==> flow/design.v <==
`timescale 1ns / 1ps
module main(
    input clk,rst,start,
    input [3:0]ip,
    output reg [59:0]ans,
    output reg finish
    );
    parameter [6:0]addr_max=100;
    reg [59:0]max,adder;
    reg [3:0]bram[addr_max-1:0];
    reg [6:0]addr,index,index_max;
    reg [3:0]state;
    always @(posedge clk)
    begin
        if(rst)
        begin
            addr<=0;ans<=0;max<=0;
            index<=0;index_max<=addr_max-12;
            state<=0;
            finish<=1;
        end
        else 
        begin
            case(state)
            0:
            begin
                addr<=0;ans<=adder;max<=0;
                index<=0;index_max<=addr_max-12;
                if(start)
                begin
                    finish<=0;
                    state<=1;
                end
                else finish<=1;
            end
            1:
            begin
                if(addr>=addr_max)
                begin
                    state<=2;
                    addr<=0;
                end
                else 
                begin
                    bram[addr]<=ip;
                    addr<=addr+1;
                end
            end
            2:
            begin
                if(addr<=index_max) 
                begin
                    if(bram[addr]>max[3:0])
                    begin
                        index<=addr;    
                        max[3:0]<=bram[addr];
                    end
                    addr<=addr+1;
                end
                else
                begin
                    addr<=index+1;
                    if(index_max>=99)state<=0;
                    else 
                    begin
                        index_max<=index_max+1;       
                        max<=max<<4;
                    end
                end
            end
            endcase        
        end   
    end
    reg [15:0]c;
    wire [15:0]cin={c[15:1],1'b0};
    genvar i;
    generate 
        for(i=1;i<16;i=i+1)
        begin:bcd_adder
            always @(*)
            begin
                if(rst) 
                begin
                    adder[4*i-1:4*(i-1)]=0;
                    c[i]=0;
                end
                else if(cin[i-1]+max[4*i-1:4*(i-1)]+ans[4*i-1:4*(i-1)]>9)
                begin
                    adder[4*i-1:4*(i-1)]=cin[i-1]+ans[4*i-1:4*(i-1)]+max[4*i-1:4*(i-1)]-10;
                    c[i]=1;
                end
                else
                begin
                    adder[4*i-1:4*(i-1)]=cin[i-1]+ans[4*i-1:4*(i-1)]+max[4*i-1:4*(i-1)];
                    c[i]=0;
                end
            end
        end
    endgenerate
endmodule
# Reports on main
# Module main before and after one edit of its RTL, step after step.
# "orig" refers to lines of the RTL above, "edited" to lines of the edited file.
# "delta" is "edited" less "orig", of the values as shown; "change_rel_pct" is that difference over "orig", in percent.
# Operators carry their Yosys type and port widths (W data, S select, Z words).
# Cell names lack the library's common part.
# A cell with - has no value.
[design] top="main" clock_port="clk" cell_library="sky130hd" pvt_corner="tt_025C_1v80"

# The edit
# Unified diff, file above to edited file.
# A script made this edit. It changes what the design does and was not meant as an optimisation.
# begin of diff
@@ -87,5 +87,5 @@
                 else if(cin[i-1]+max[4*i-1:4*(i-1)]+ans[4*i-1:4*(i-1)]>9)
                 begin
-                    adder[4*i-1:4*(i-1)]=cin[i-1]+ans[4*i-1:4*(i-1)]+max[4*i-1:4*(i-1)]-10;
+                    adder[4*i-1:4*(i-1)]=(cin[i-1]+ans[4*i-1:4*(i-1)])*max[4*i-1:4*(i-1)]-10;
                     c[i]=1;
                 end
# end of diff

# Elaborated design
# Source: Yosys, flattened and elaborated, memories not mapped. Widths are those after wreduce. Print and check cells do not count.
# Yosys's memory passes give these memory sizes; they may raise the number of words (mostly to a power of two), join words into wider ones and drop unused or constant bits.
[bits] item="register_bits" orig=146 edited=146 delta=0 change_rel_pct=0.00
[bits] item="latchBits" orig=0 edited=0 delta=0
[bits] item="ram_bits" orig=400 edited=400 delta=0 change_rel_pct=0.00
[bits] item="romBits" orig=0 edited=0 delta=0
[bits] item="clocked_rd_ports_x_width" orig=4 edited=4 delta=0 change_rel_pct=0.00
[bits] item="n_memories" orig=1 edited=1 delta=0 change_rel_pct=0.00
[bits] item="input_bits" orig=7 edited=7 delta=0 change_rel_pct=0.00
[bits] item="output_inout_bits" orig=61 edited=61 delta=0 change_rel_pct=0.00
[bits] item="wordCells" orig=227 edited=227 delta=0 change_rel_pct=0.00
[mem_list] item="mem_shapes" orig="bram 100 x 4 bit 1R1W" edited="bram 100 x 4 bit 1R1W"
[op_classes] item="n_addsub" orig=105 edited=90 delta=-15 change_rel_pct=-14.29
[op_classes] item="n_mul" orig=0 edited=15 delta=15
[op_classes] item="div_mod_pow" orig=0 edited=0 delta=0
[op_classes] item="compare" orig=19 edited=19 delta=0 change_rel_pct=0.00
[op_classes] item="equal" orig=11 edited=11 delta=0 change_rel_pct=0.00
[op_classes] item="n_shift" orig=0 edited=0 delta=0
[op_classes] item="n_mux" orig=76 edited=76 delta=0 change_rel_pct=0.00
[op_classes] item="bitwise" orig=0 edited=0 delta=0
[op_classes] item="reduce_logical" orig=7 edited=7 delta=0 change_rel_pct=0.00
[ops] op="$add A4 B4 Y4" orig=30 edited=15 delta=-15 change_rel_pct=-50.00
[ops] op="$add A1 B4 Y4" orig=28 edited=14 delta=-14 change_rel_pct=-50.00
[ops] op="$add A1 B4 Y5" orig=14 edited=28 delta=14 change_rel_pct=100.00
[ops] op="$mul A5 B4 Y4" orig=0 edited=14 delta=14
[ops] op="$mul A4 B4 Y4" orig=0 edited=1 delta=1
[ops] op="$mux W1" orig=32 edited=32 delta=0 change_rel_pct=0.00
[ops] op="$mux W4" orig=25 edited=25 delta=0 change_rel_pct=0.00
[ops] op="$sub A4 B4 Y4 const B" orig=15 edited=15 delta=0 change_rel_pct=0.00
[ops] op="$add A5 B4 Y6" orig=14 edited=14 delta=0 change_rel_pct=0.00
[ops] op="$gt A6 B4 Y1 const B" orig=14 edited=14 delta=0 change_rel_pct=0.00
[ops] op="$mux W7" orig=11 edited=11 delta=0 change_rel_pct=0.00
[ops] op="$ne A2 B2 Y1 const B" orig=7 edited=7 delta=0 change_rel_pct=0.00
[ops] op="$add A7 B1 Y7 const B" orig=3 edited=3 delta=0 change_rel_pct=0.00
[ops] op="$reduce_and A3 Y1" orig=3 edited=3 delta=0 change_rel_pct=0.00
[ops] op="$ge A7 B7 Y1 const B" orig=2 edited=2 delta=0 change_rel_pct=0.00
[ops] op="$mux W56" orig=2 edited=2 delta=0 change_rel_pct=0.00
[ops] op="$ne A3 B3 Y1 const B" orig=2 edited=2 delta=0 change_rel_pct=0.00
[ops] op="$pmux W7 S2" orig=2 edited=2 delta=0 change_rel_pct=0.00
[ops] op="$add A4 B4 Y5" orig=1 edited=1 delta=0 change_rel_pct=0.00
[ops] op="$eq A4 B1 Y1 const B" orig=1 edited=1 delta=0 change_rel_pct=0.00
[ops] op="$eq A4 B2 Y1 const B" orig=1 edited=1 delta=0 change_rel_pct=0.00
[ops] op="$gt A4 B4 Y1" orig=1 edited=1 delta=0 change_rel_pct=0.00
[ops] op="$gt A5 B4 Y1 const B" orig=1 edited=1 delta=0 change_rel_pct=0.00
[ops] op="$le A7 B7 Y1" orig=1 edited=1 delta=0 change_rel_pct=0.00
[ops] op="$logic_not A4 Y1" orig=1 edited=1 delta=0 change_rel_pct=0.00
[ops] op="$pmux W4 S2" orig=1 edited=1 delta=0 change_rel_pct=0.00
[ops] op="$pmux W4 S3" orig=1 edited=1 delta=0 change_rel_pct=0.00
[ops] op="$pmux W56 S2" orig=1 edited=1 delta=0 change_rel_pct=0.00
# The list need not be complete.

# Depth
# Longest topological path by Yosys (ltp), each cell counted once; first at word level (registers and memories cut), then after technology mapping (sequential cells cut; the memories' decode and read muxes count).
[logic_depth] item="depth_word" orig=73 edited=73 delta=0 change_rel_pct=0.00
[logic_depth] item="abc_area" orig="0" edited="0"
[logic_depth] item="depth_mapped" orig=120 edited=96 delta=-24 change_rel_pct=-20.00

# Netlist
# Yosys stat after the flow's synthesis: flattened, memories mapped to cells. It holds for the ABC_AREA given above (unset counts as 0); a run with the other value may have another netlist.
[synth_totals] item="stdcells" orig=2007 edited=2166 delta=159 change_rel_pct=7.92
[synth_totals] item="area_um2" orig=25957.4 edited=27481.4 delta=1524.0 change_rel_pct=5.87
[synth_totals] item="flip_flops" orig=552 edited=552 delta=0 change_rel_pct=0.00
[by_type] cell="inv_1" orig=162 edited=44 delta=-118 change_rel_pct=-72.84
[by_type] cell="nand2_1" orig=143 edited=200 delta=57 change_rel_pct=39.86
[by_type] cell="and2_1" orig=16 edited=73 delta=57 change_rel_pct=356.25
[by_type] cell="xnor2_1" orig=40 edited=93 delta=53 change_rel_pct=132.50
[by_type] cell="xor2_1" orig=18 edited=69 delta=51 change_rel_pct=283.33
[by_type] cell="nand3_1" orig=93 edited=126 delta=33 change_rel_pct=35.48
[by_type] cell="a21o_1" orig=2 edited=31 delta=29 change_rel_pct=1450.00
[by_type] cell="ha_1" orig=106 edited=133 delta=27 change_rel_pct=25.47
[by_type] cell="nor3_1" orig=4 edited=31 delta=27 change_rel_pct=675.00
[by_type] cell="clkbuf_1" orig=51 edited=77 delta=26 change_rel_pct=50.98
[by_type] cell="mux2i_1" orig=33 edited=8 delta=-25 change_rel_pct=-75.76
[by_type] cell="a221oi_1" orig=4 edited=26 delta=22 change_rel_pct=550.00
[by_type] cell="a211oi_1" orig=44 edited=24 delta=-20 change_rel_pct=-45.45
[by_type] cell="nor3b_1" orig=17 edited=1 delta=-16 change_rel_pct=-94.12
[by_type] cell="nand2b_1" orig=17 edited=2 delta=-15 change_rel_pct=-88.24
[by_type] cell="o31ai_1" orig=16 edited=2 delta=-14 change_rel_pct=-87.50
[by_type] cell="a21boi_0" orig=14 edited=0 delta=-14 change_rel_pct=-100.00
[by_type] cell="a21oi_1" orig=103 edited=116 delta=13 change_rel_pct=12.62
# The list need not be complete.

# Worst setup path after synthesis
# Path of least setup slack by OpenSTA after synthesis, without wires, with an ideal clock, recovery checks aside; 20% of the period is set as input and as output delay. Where synthesis merged equal registers, the netlist keeps one of their names.
[synth_path] item="path_type" orig="input-to-reg" edited="input-to-reg"
[synth_path] item="start" orig="in rst" edited="in rst"
[synth_path] item="end" orig="reg ans[58]" edited="reg ans[59]"
[synth_path] item="clock_period_ns" orig=25.0 edited=25.0 delta=0.0 change_rel_pct=0.00
[synth_path] item="in_delay_ns" orig=5.000 edited=5.000 delta=0.000 change_rel_pct=0.00
[synth_path] item="setup_time_ns" orig=0.133 edited=0.127 delta=-0.006
[synth_path] item="launch_ns" orig=5.000 edited=5.000 delta=0.000 change_rel_pct=0.00
[synth_path] item="arrival_time_ns" orig=26.766 edited=28.429 delta=1.663 change_rel_pct=6.21
[synth_path] item="required_time_ns" orig=24.867 edited=24.873 delta=0.006 change_rel_pct=0.02
[synth_path] item="slack_ns" orig=-1.900 edited=-3.556 delta=-1.656
[synth_path] item="path_delay_ns" orig=21.899 edited=23.556 delta=1.657 change_rel_pct=7.57
[synth_path] item="stages" orig=103 edited=94 delta=-9 change_rel_pct=-8.74
[synth_path] item="path_buffers" orig=2 edited=2 delta=0 change_rel_pct=0.00
[synth_path] item="period_less_setup_slack_ns" orig=26.9 edited=28.556 delta=1.656 change_rel_pct=6.16
# "path_delay_ns" is the arrival time less input delay plus setup time.
# "stages" counts driving pins, that of a launching flip-flop among them; a cell with two outputs on the path counts twice.
# "period_less_setup_slack_ns" is the clock period less the worst setup slack; recovery checks do not enter. This is arithmetic on one report: input and output delays are still those of the set period (20% each).
# Between the ends stands the longest chain of elaborated cells between them, by number of cells; it is not shown to be the way that was timed. Of several equally long chains one is given.
# Each line given opens the expression or statement behind the cell; cells for indexed reads and writes are added by Yosys, which also makes memories of some case tables.
[synth_via_orig] path_cell_list="clkbuf_1 -> inv_1 -> clkbuf_1 -> nand2_1 -> fa_1 -> inv_1 -> fa_1 -> xor2_1 -> nor2_1 -> o31ai_1 -> nand2_1 -> fa_1 -> inv_1 -> fa_1 -> xor2_1 -> nor2_1 -> o31ai_1 -> nand2_1 -> (+67 left out) -> nor2_1 -> o31ai_1 -> nand2_1 -> fa_1 -> inv_1 -> fa_1 -> xor2_1 -> nor2_1 -> o31ai_1 -> nand2_1 -> fa_1 -> inv_1 -> fa_1 -> xor2_1 -> nor2_1 -> o31ai_1 -> mux2i_1 -> o22ai_1" elab_chain_len=70 cone_cells=75
[synth_lines_orig] item="start, declared" line=3 text="input clk,rst,start,"
[synth_lines_orig] item="$mux W1" line=82 text="if(rst)"
[synth_lines_orig] item="$add A1 B4 Y5" line=87 text="else if(cin[i-1]+max[4*i-1:4*(i-1)]+ans[4*i-1:4*(i-1)]>9)"
[synth_lines_orig] item="$add A5 B4 Y6" line=87
[synth_lines_orig] item="$gt A6 B4 Y1" line=87
[synth_lines_orig] item="$mux W1" line=87
[synth_lines_orig] item="$mux W1" line=82
[synth_lines_orig] item="$add A1 B4 Y5" line=87
[synth_lines_orig] item="(+56 left out)"
[synth_lines_orig] item="$gt A6 B4 Y1" line=87
[synth_lines_orig] item="$mux W1" line=87
[synth_lines_orig] item="$mux W1" line=82
[synth_lines_orig] item="$add A1 B4 Y4" line=89 text="adder[4*i-1:4*(i-1)]=cin[i-1]+ans[4*i-1:4*(i-1)]+max[4*i-1:4*(i-1)]-10;"
[synth_lines_orig] item="$add A4 B4 Y4" line=89
[synth_lines_orig] item="$sub A4 B4 Y4" line=89
[synth_lines_orig] item="$mux W4" line=87
[synth_lines_orig] item="end, assigned" line=17 text="addr<=0;ans<=0;max<=0;"
[synth_lines_orig] item="end, assigned" line=27 text="addr<=0;ans<=adder;max<=0;"
[synth_lines_orig] item="end, declared" line=5 text="output reg [59:0]ans,"
[synth_via_edited] path_cell_list="inv_1 -> clkbuf_1 -> clkbuf_1 -> and2_1 -> fa_1 -> fa_1 -> a21o_1 -> a21oi_1 -> o21ai_0 -> and2_1 -> fa_1 -> fa_1 -> a21o_1 -> a21oi_1 -> o21ai_0 -> and2_1 -> fa_1 -> fa_1 -> (+58 left out) -> fa_1 -> fa_1 -> a21o_1 -> a21o_1 -> a21o_1 -> and3_1 -> ha_1 -> and2_1 -> ha_1 -> fa_1 -> ha_1 -> xnor2_1 -> xnor2_1 -> xnor2_1 -> xor2_1 -> xnor2_1 -> mux2i_1 -> or3_1" elab_chain_len=70 cone_cells=75
[synth_lines_edited] item="start, declared" line=3 text="input clk,rst,start,"
[synth_lines_edited] item="$mux W1" line=82 text="if(rst)"
[synth_lines_edited] item="$add A1 B4 Y5" line=87 text="else if(cin[i-1]+max[4*i-1:4*(i-1)]+ans[4*i-1:4*(i-1)]>9)"
[synth_lines_edited] item="$add A5 B4 Y6" line=87
[synth_lines_edited] item="$gt A6 B4 Y1" line=87
[synth_lines_edited] item="$mux W1" line=87
[synth_lines_edited] item="$mux W1" line=82
[synth_lines_edited] item="$add A1 B4 Y5" line=87
[synth_lines_edited] item="(+56 left out)"
[synth_lines_edited] item="$gt A6 B4 Y1" line=87
[synth_lines_edited] item="$mux W1" line=87
[synth_lines_edited] item="$mux W1" line=82
[synth_lines_edited] item="$add A1 B4 Y5" line=89 text="adder[4*i-1:4*(i-1)]=(cin[i-1]+ans[4*i-1:4*(i-1)])*max[4*i-1:4*(i-1)]-10;"
[synth_lines_edited] item="$mul A5 B4 Y4" line=89
[synth_lines_edited] item="$sub A4 B4 Y4" line=89
[synth_lines_edited] item="$mux W4" line=87
[synth_lines_edited] item="end, assigned" line=17 text="addr<=0;ans<=0;max<=0;"
[synth_lines_edited] item="end, assigned" line=27 text="addr<=0;ans<=adder;max<=0;"
[synth_lines_edited] item="end, declared" line=5 text="output reg [59:0]ans,"

# Worst path after layout
# Path of least setup slack in the final report of each run of set A (OpenROAD, finished layout, wires in). Where an end is a register, its clock arrival counts in the times.
[layout_path] item="path_type" orig="input-to-reg" edited="input-to-reg"
[layout_path] item="start" orig="in rst" edited="in rst"
[layout_path] item="end" orig="reg ans[58]" edited="reg ans[59]"
[layout_path] item="clock_period_ns" orig=24.2 edited=24.2 delta=0.0 change_rel_pct=0.00
[layout_path] item="in_delay_ns" orig=4.84 edited=4.84 delta=0.00 change_rel_pct=0.00
[layout_path] item="setup_time_ns" orig=0.16 edited=0.12 delta=-0.04
[layout_path] item="launch_ns" orig=4.84 edited=4.84 delta=0.00 change_rel_pct=0.00
[layout_path] item="arrival_time_ns" orig=23.52 edited=24.76 delta=1.24 change_rel_pct=5.27
[layout_path] item="required_time_ns" orig=24.68 edited=24.71 delta=0.03 change_rel_pct=0.12
[layout_path] item="slack_ns" orig=1.16 edited=-0.05 delta=-1.21
[layout_path] item="stages" orig=100 edited=92 delta=-8 change_rel_pct=-8.00
[layout_path] item="path_buffers" orig=1 edited=1 delta=0 change_rel_pct=0.00
# Between the ends stands the longest chain of elaborated cells between them, by number of cells; it is not shown to be the way that was timed. Of several equally long chains one is given.
[layout_via_orig] path_cell_list="buf_4 -> inv_1 -> nand2_1 -> fa_2 -> inv_2 -> fa_2 -> xor2_2 -> nor2_1 -> o31ai_4 -> nand2_1 -> fa_1 -> inv_1 -> fa_2 -> xor2_1 -> nor2_1 -> o31ai_4 -> nand2_1 -> fa_2 -> (+64 left out) -> nor2_1 -> o31ai_4 -> nand2_1 -> fa_2 -> inv_1 -> fa_2 -> xor2_2 -> nor2_1 -> o31ai_4 -> nand2_1 -> fa_1 -> inv_1 -> fa_2 -> xor2_1 -> nor2_1 -> o31ai_4 -> mux2i_1 -> o22ai_1" elab_chain_len=70 cone_cells=75
[layout_lines_orig] item="start, declared" line=3 text="input clk,rst,start,"
[layout_lines_orig] item="$mux W1" line=82 text="if(rst)"
[layout_lines_orig] item="$add A1 B4 Y5" line=87 text="else if(cin[i-1]+max[4*i-1:4*(i-1)]+ans[4*i-1:4*(i-1)]>9)"
[layout_lines_orig] item="$add A5 B4 Y6" line=87
[layout_lines_orig] item="$gt A6 B4 Y1" line=87
[layout_lines_orig] item="$mux W1" line=87
[layout_lines_orig] item="$mux W1" line=82
[layout_lines_orig] item="$add A1 B4 Y5" line=87
[layout_lines_orig] item="(+56 left out)"
[layout_lines_orig] item="$gt A6 B4 Y1" line=87
[layout_lines_orig] item="$mux W1" line=87
[layout_lines_orig] item="$mux W1" line=82
[layout_lines_orig] item="$add A1 B4 Y4" line=89 text="adder[4*i-1:4*(i-1)]=cin[i-1]+ans[4*i-1:4*(i-1)]+max[4*i-1:4*(i-1)]-10;"
[layout_lines_orig] item="$add A4 B4 Y4" line=89
[layout_lines_orig] item="$sub A4 B4 Y4" line=89
[layout_lines_orig] item="$mux W4" line=87
[layout_lines_orig] item="end, assigned" line=17 text="addr<=0;ans<=0;max<=0;"
[layout_lines_orig] item="end, assigned" line=27 text="addr<=0;ans<=adder;max<=0;"
[layout_lines_orig] item="end, declared" line=5 text="output reg [59:0]ans,"
[layout_via_edited] path_cell_list="buf_4 -> inv_2 -> and2_4 -> fa_2 -> fa_2 -> a21o_1 -> a21oi_2 -> o21ai_2 -> and2_4 -> fa_2 -> fa_2 -> a21o_1 -> a21oi_2 -> o21ai_2 -> and2_4 -> fa_2 -> fa_2 -> a21o_1 -> (+56 left out) -> and2_4 -> fa_2 -> fa_2 -> o221a_4 -> a21o_1 -> and3_1 -> ha_1 -> and2_4 -> ha_4 -> fa_1 -> ha_2 -> xnor2_2 -> xnor2_2 -> xnor2_1 -> xor2_1 -> xnor2_1 -> mux2i_1 -> or3_1" elab_chain_len=70 cone_cells=75
[layout_lines_edited] item="start, declared" line=3 text="input clk,rst,start,"
[layout_lines_edited] item="$mux W1" line=82 text="if(rst)"
[layout_lines_edited] item="$add A1 B4 Y5" line=87 text="else if(cin[i-1]+max[4*i-1:4*(i-1)]+ans[4*i-1:4*(i-1)]>9)"
[layout_lines_edited] item="$add A5 B4 Y6" line=87
[layout_lines_edited] item="$gt A6 B4 Y1" line=87
[layout_lines_edited] item="$mux W1" line=87
[layout_lines_edited] item="$mux W1" line=82
[layout_lines_edited] item="$add A1 B4 Y5" line=87
[layout_lines_edited] item="(+56 left out)"
[layout_lines_edited] item="$gt A6 B4 Y1" line=87
[layout_lines_edited] item="$mux W1" line=87
[layout_lines_edited] item="$mux W1" line=82
[layout_lines_edited] item="$add A1 B4 Y5" line=89 text="adder[4*i-1:4*(i-1)]=(cin[i-1]+ans[4*i-1:4*(i-1)])*max[4*i-1:4*(i-1)]-10;"
[layout_lines_edited] item="$mul A5 B4 Y4" line=89
[layout_lines_edited] item="$sub A4 B4 Y4" line=89
[layout_lines_edited] item="$mux W4" line=87
[layout_lines_edited] item="end, assigned" line=17 text="addr<=0;ans<=0;max<=0;"
[layout_lines_edited] item="end, assigned" line=27 text="addr<=0;ans<=adder;max<=0;"
[layout_lines_edited] item="end, declared" line=5 text="output reg [59:0]ans,"

# Layout results
# Both versions went through the flow (Yosys, OpenROAD) with the same settings in each pair. Constraints: input delay and output delay 20% of the set period each, output load 0.01 pF.
[settings_set_A] CORE_UTILIZATION=40 period_ns=24.2 CAP_MARGIN=20 CORE_MARGIN=2 SLEW_MARGIN=20
[measured_set_A] item="synthesis_area_um2" orig=25957.4 edited=27481.4 delta=1524.0 change_rel_pct=5.87
[measured_set_A] item="die_area_um2" orig=66946.4 edited=70817.2 delta=3870.8 change_rel_pct=5.78
[measured_set_A] item="stdcell_area_um2" orig=29733.5 edited=31611.6 delta=1878.1 change_rel_pct=6.32
[measured_set_A] item="setup_worst_slack_ns" orig=1.160 edited=-0.049 delta=-1.209
[measured_set_A] item="final_setup_tns_ns" orig=0.000 edited=-0.049 delta=-0.049
[measured_set_A] item="hold_ws_ns" orig=0.455 edited=0.494 delta=0.039
[measured_set_A] item="totalPower_uw" orig=2066 edited=2051 delta=-15 change_rel_pct=-0.73
[settings_set_B] CAP_MARGIN=15 CORE_MARGIN=10 CORE_UTILIZATION=32 CTS_CLUSTER_DIAMETER=387 MIN_ROUTING_LAYER="met2" PLACE_DENSITY_LB_ADDON=0.1 SLEW_MARGIN=35 TNS_END_PERCENT=20 period_ns=22.4
[measured_set_B] item="synthesis_area_um2" orig=25957.4 edited=27481.4 delta=1524.0 change_rel_pct=5.87
[measured_set_B] item="die_area_um2" orig=92909.1 edited=98000.3 delta=5091.2 change_rel_pct=5.48
[measured_set_B] item="stdcell_area_um2" orig=30590.6 edited=32150.8 delta=1560.2 change_rel_pct=5.10
[measured_set_B] item="setup_worst_slack_ns" orig=0.505 edited=-1.715 delta=-2.220
[measured_set_B] item="final_setup_tns_ns" orig=0.000 edited=-4.635 delta=-4.635
[measured_set_B] item="hold_ws_ns" orig=0.471 edited=0.482 delta=0.011
[measured_set_B] item="totalPower_uw" orig=2362 edited=2337 delta=-25 change_rel_pct=-1.06
# "totalPower_uw" is the tool's figure for a default switching activity; nothing was simulated.
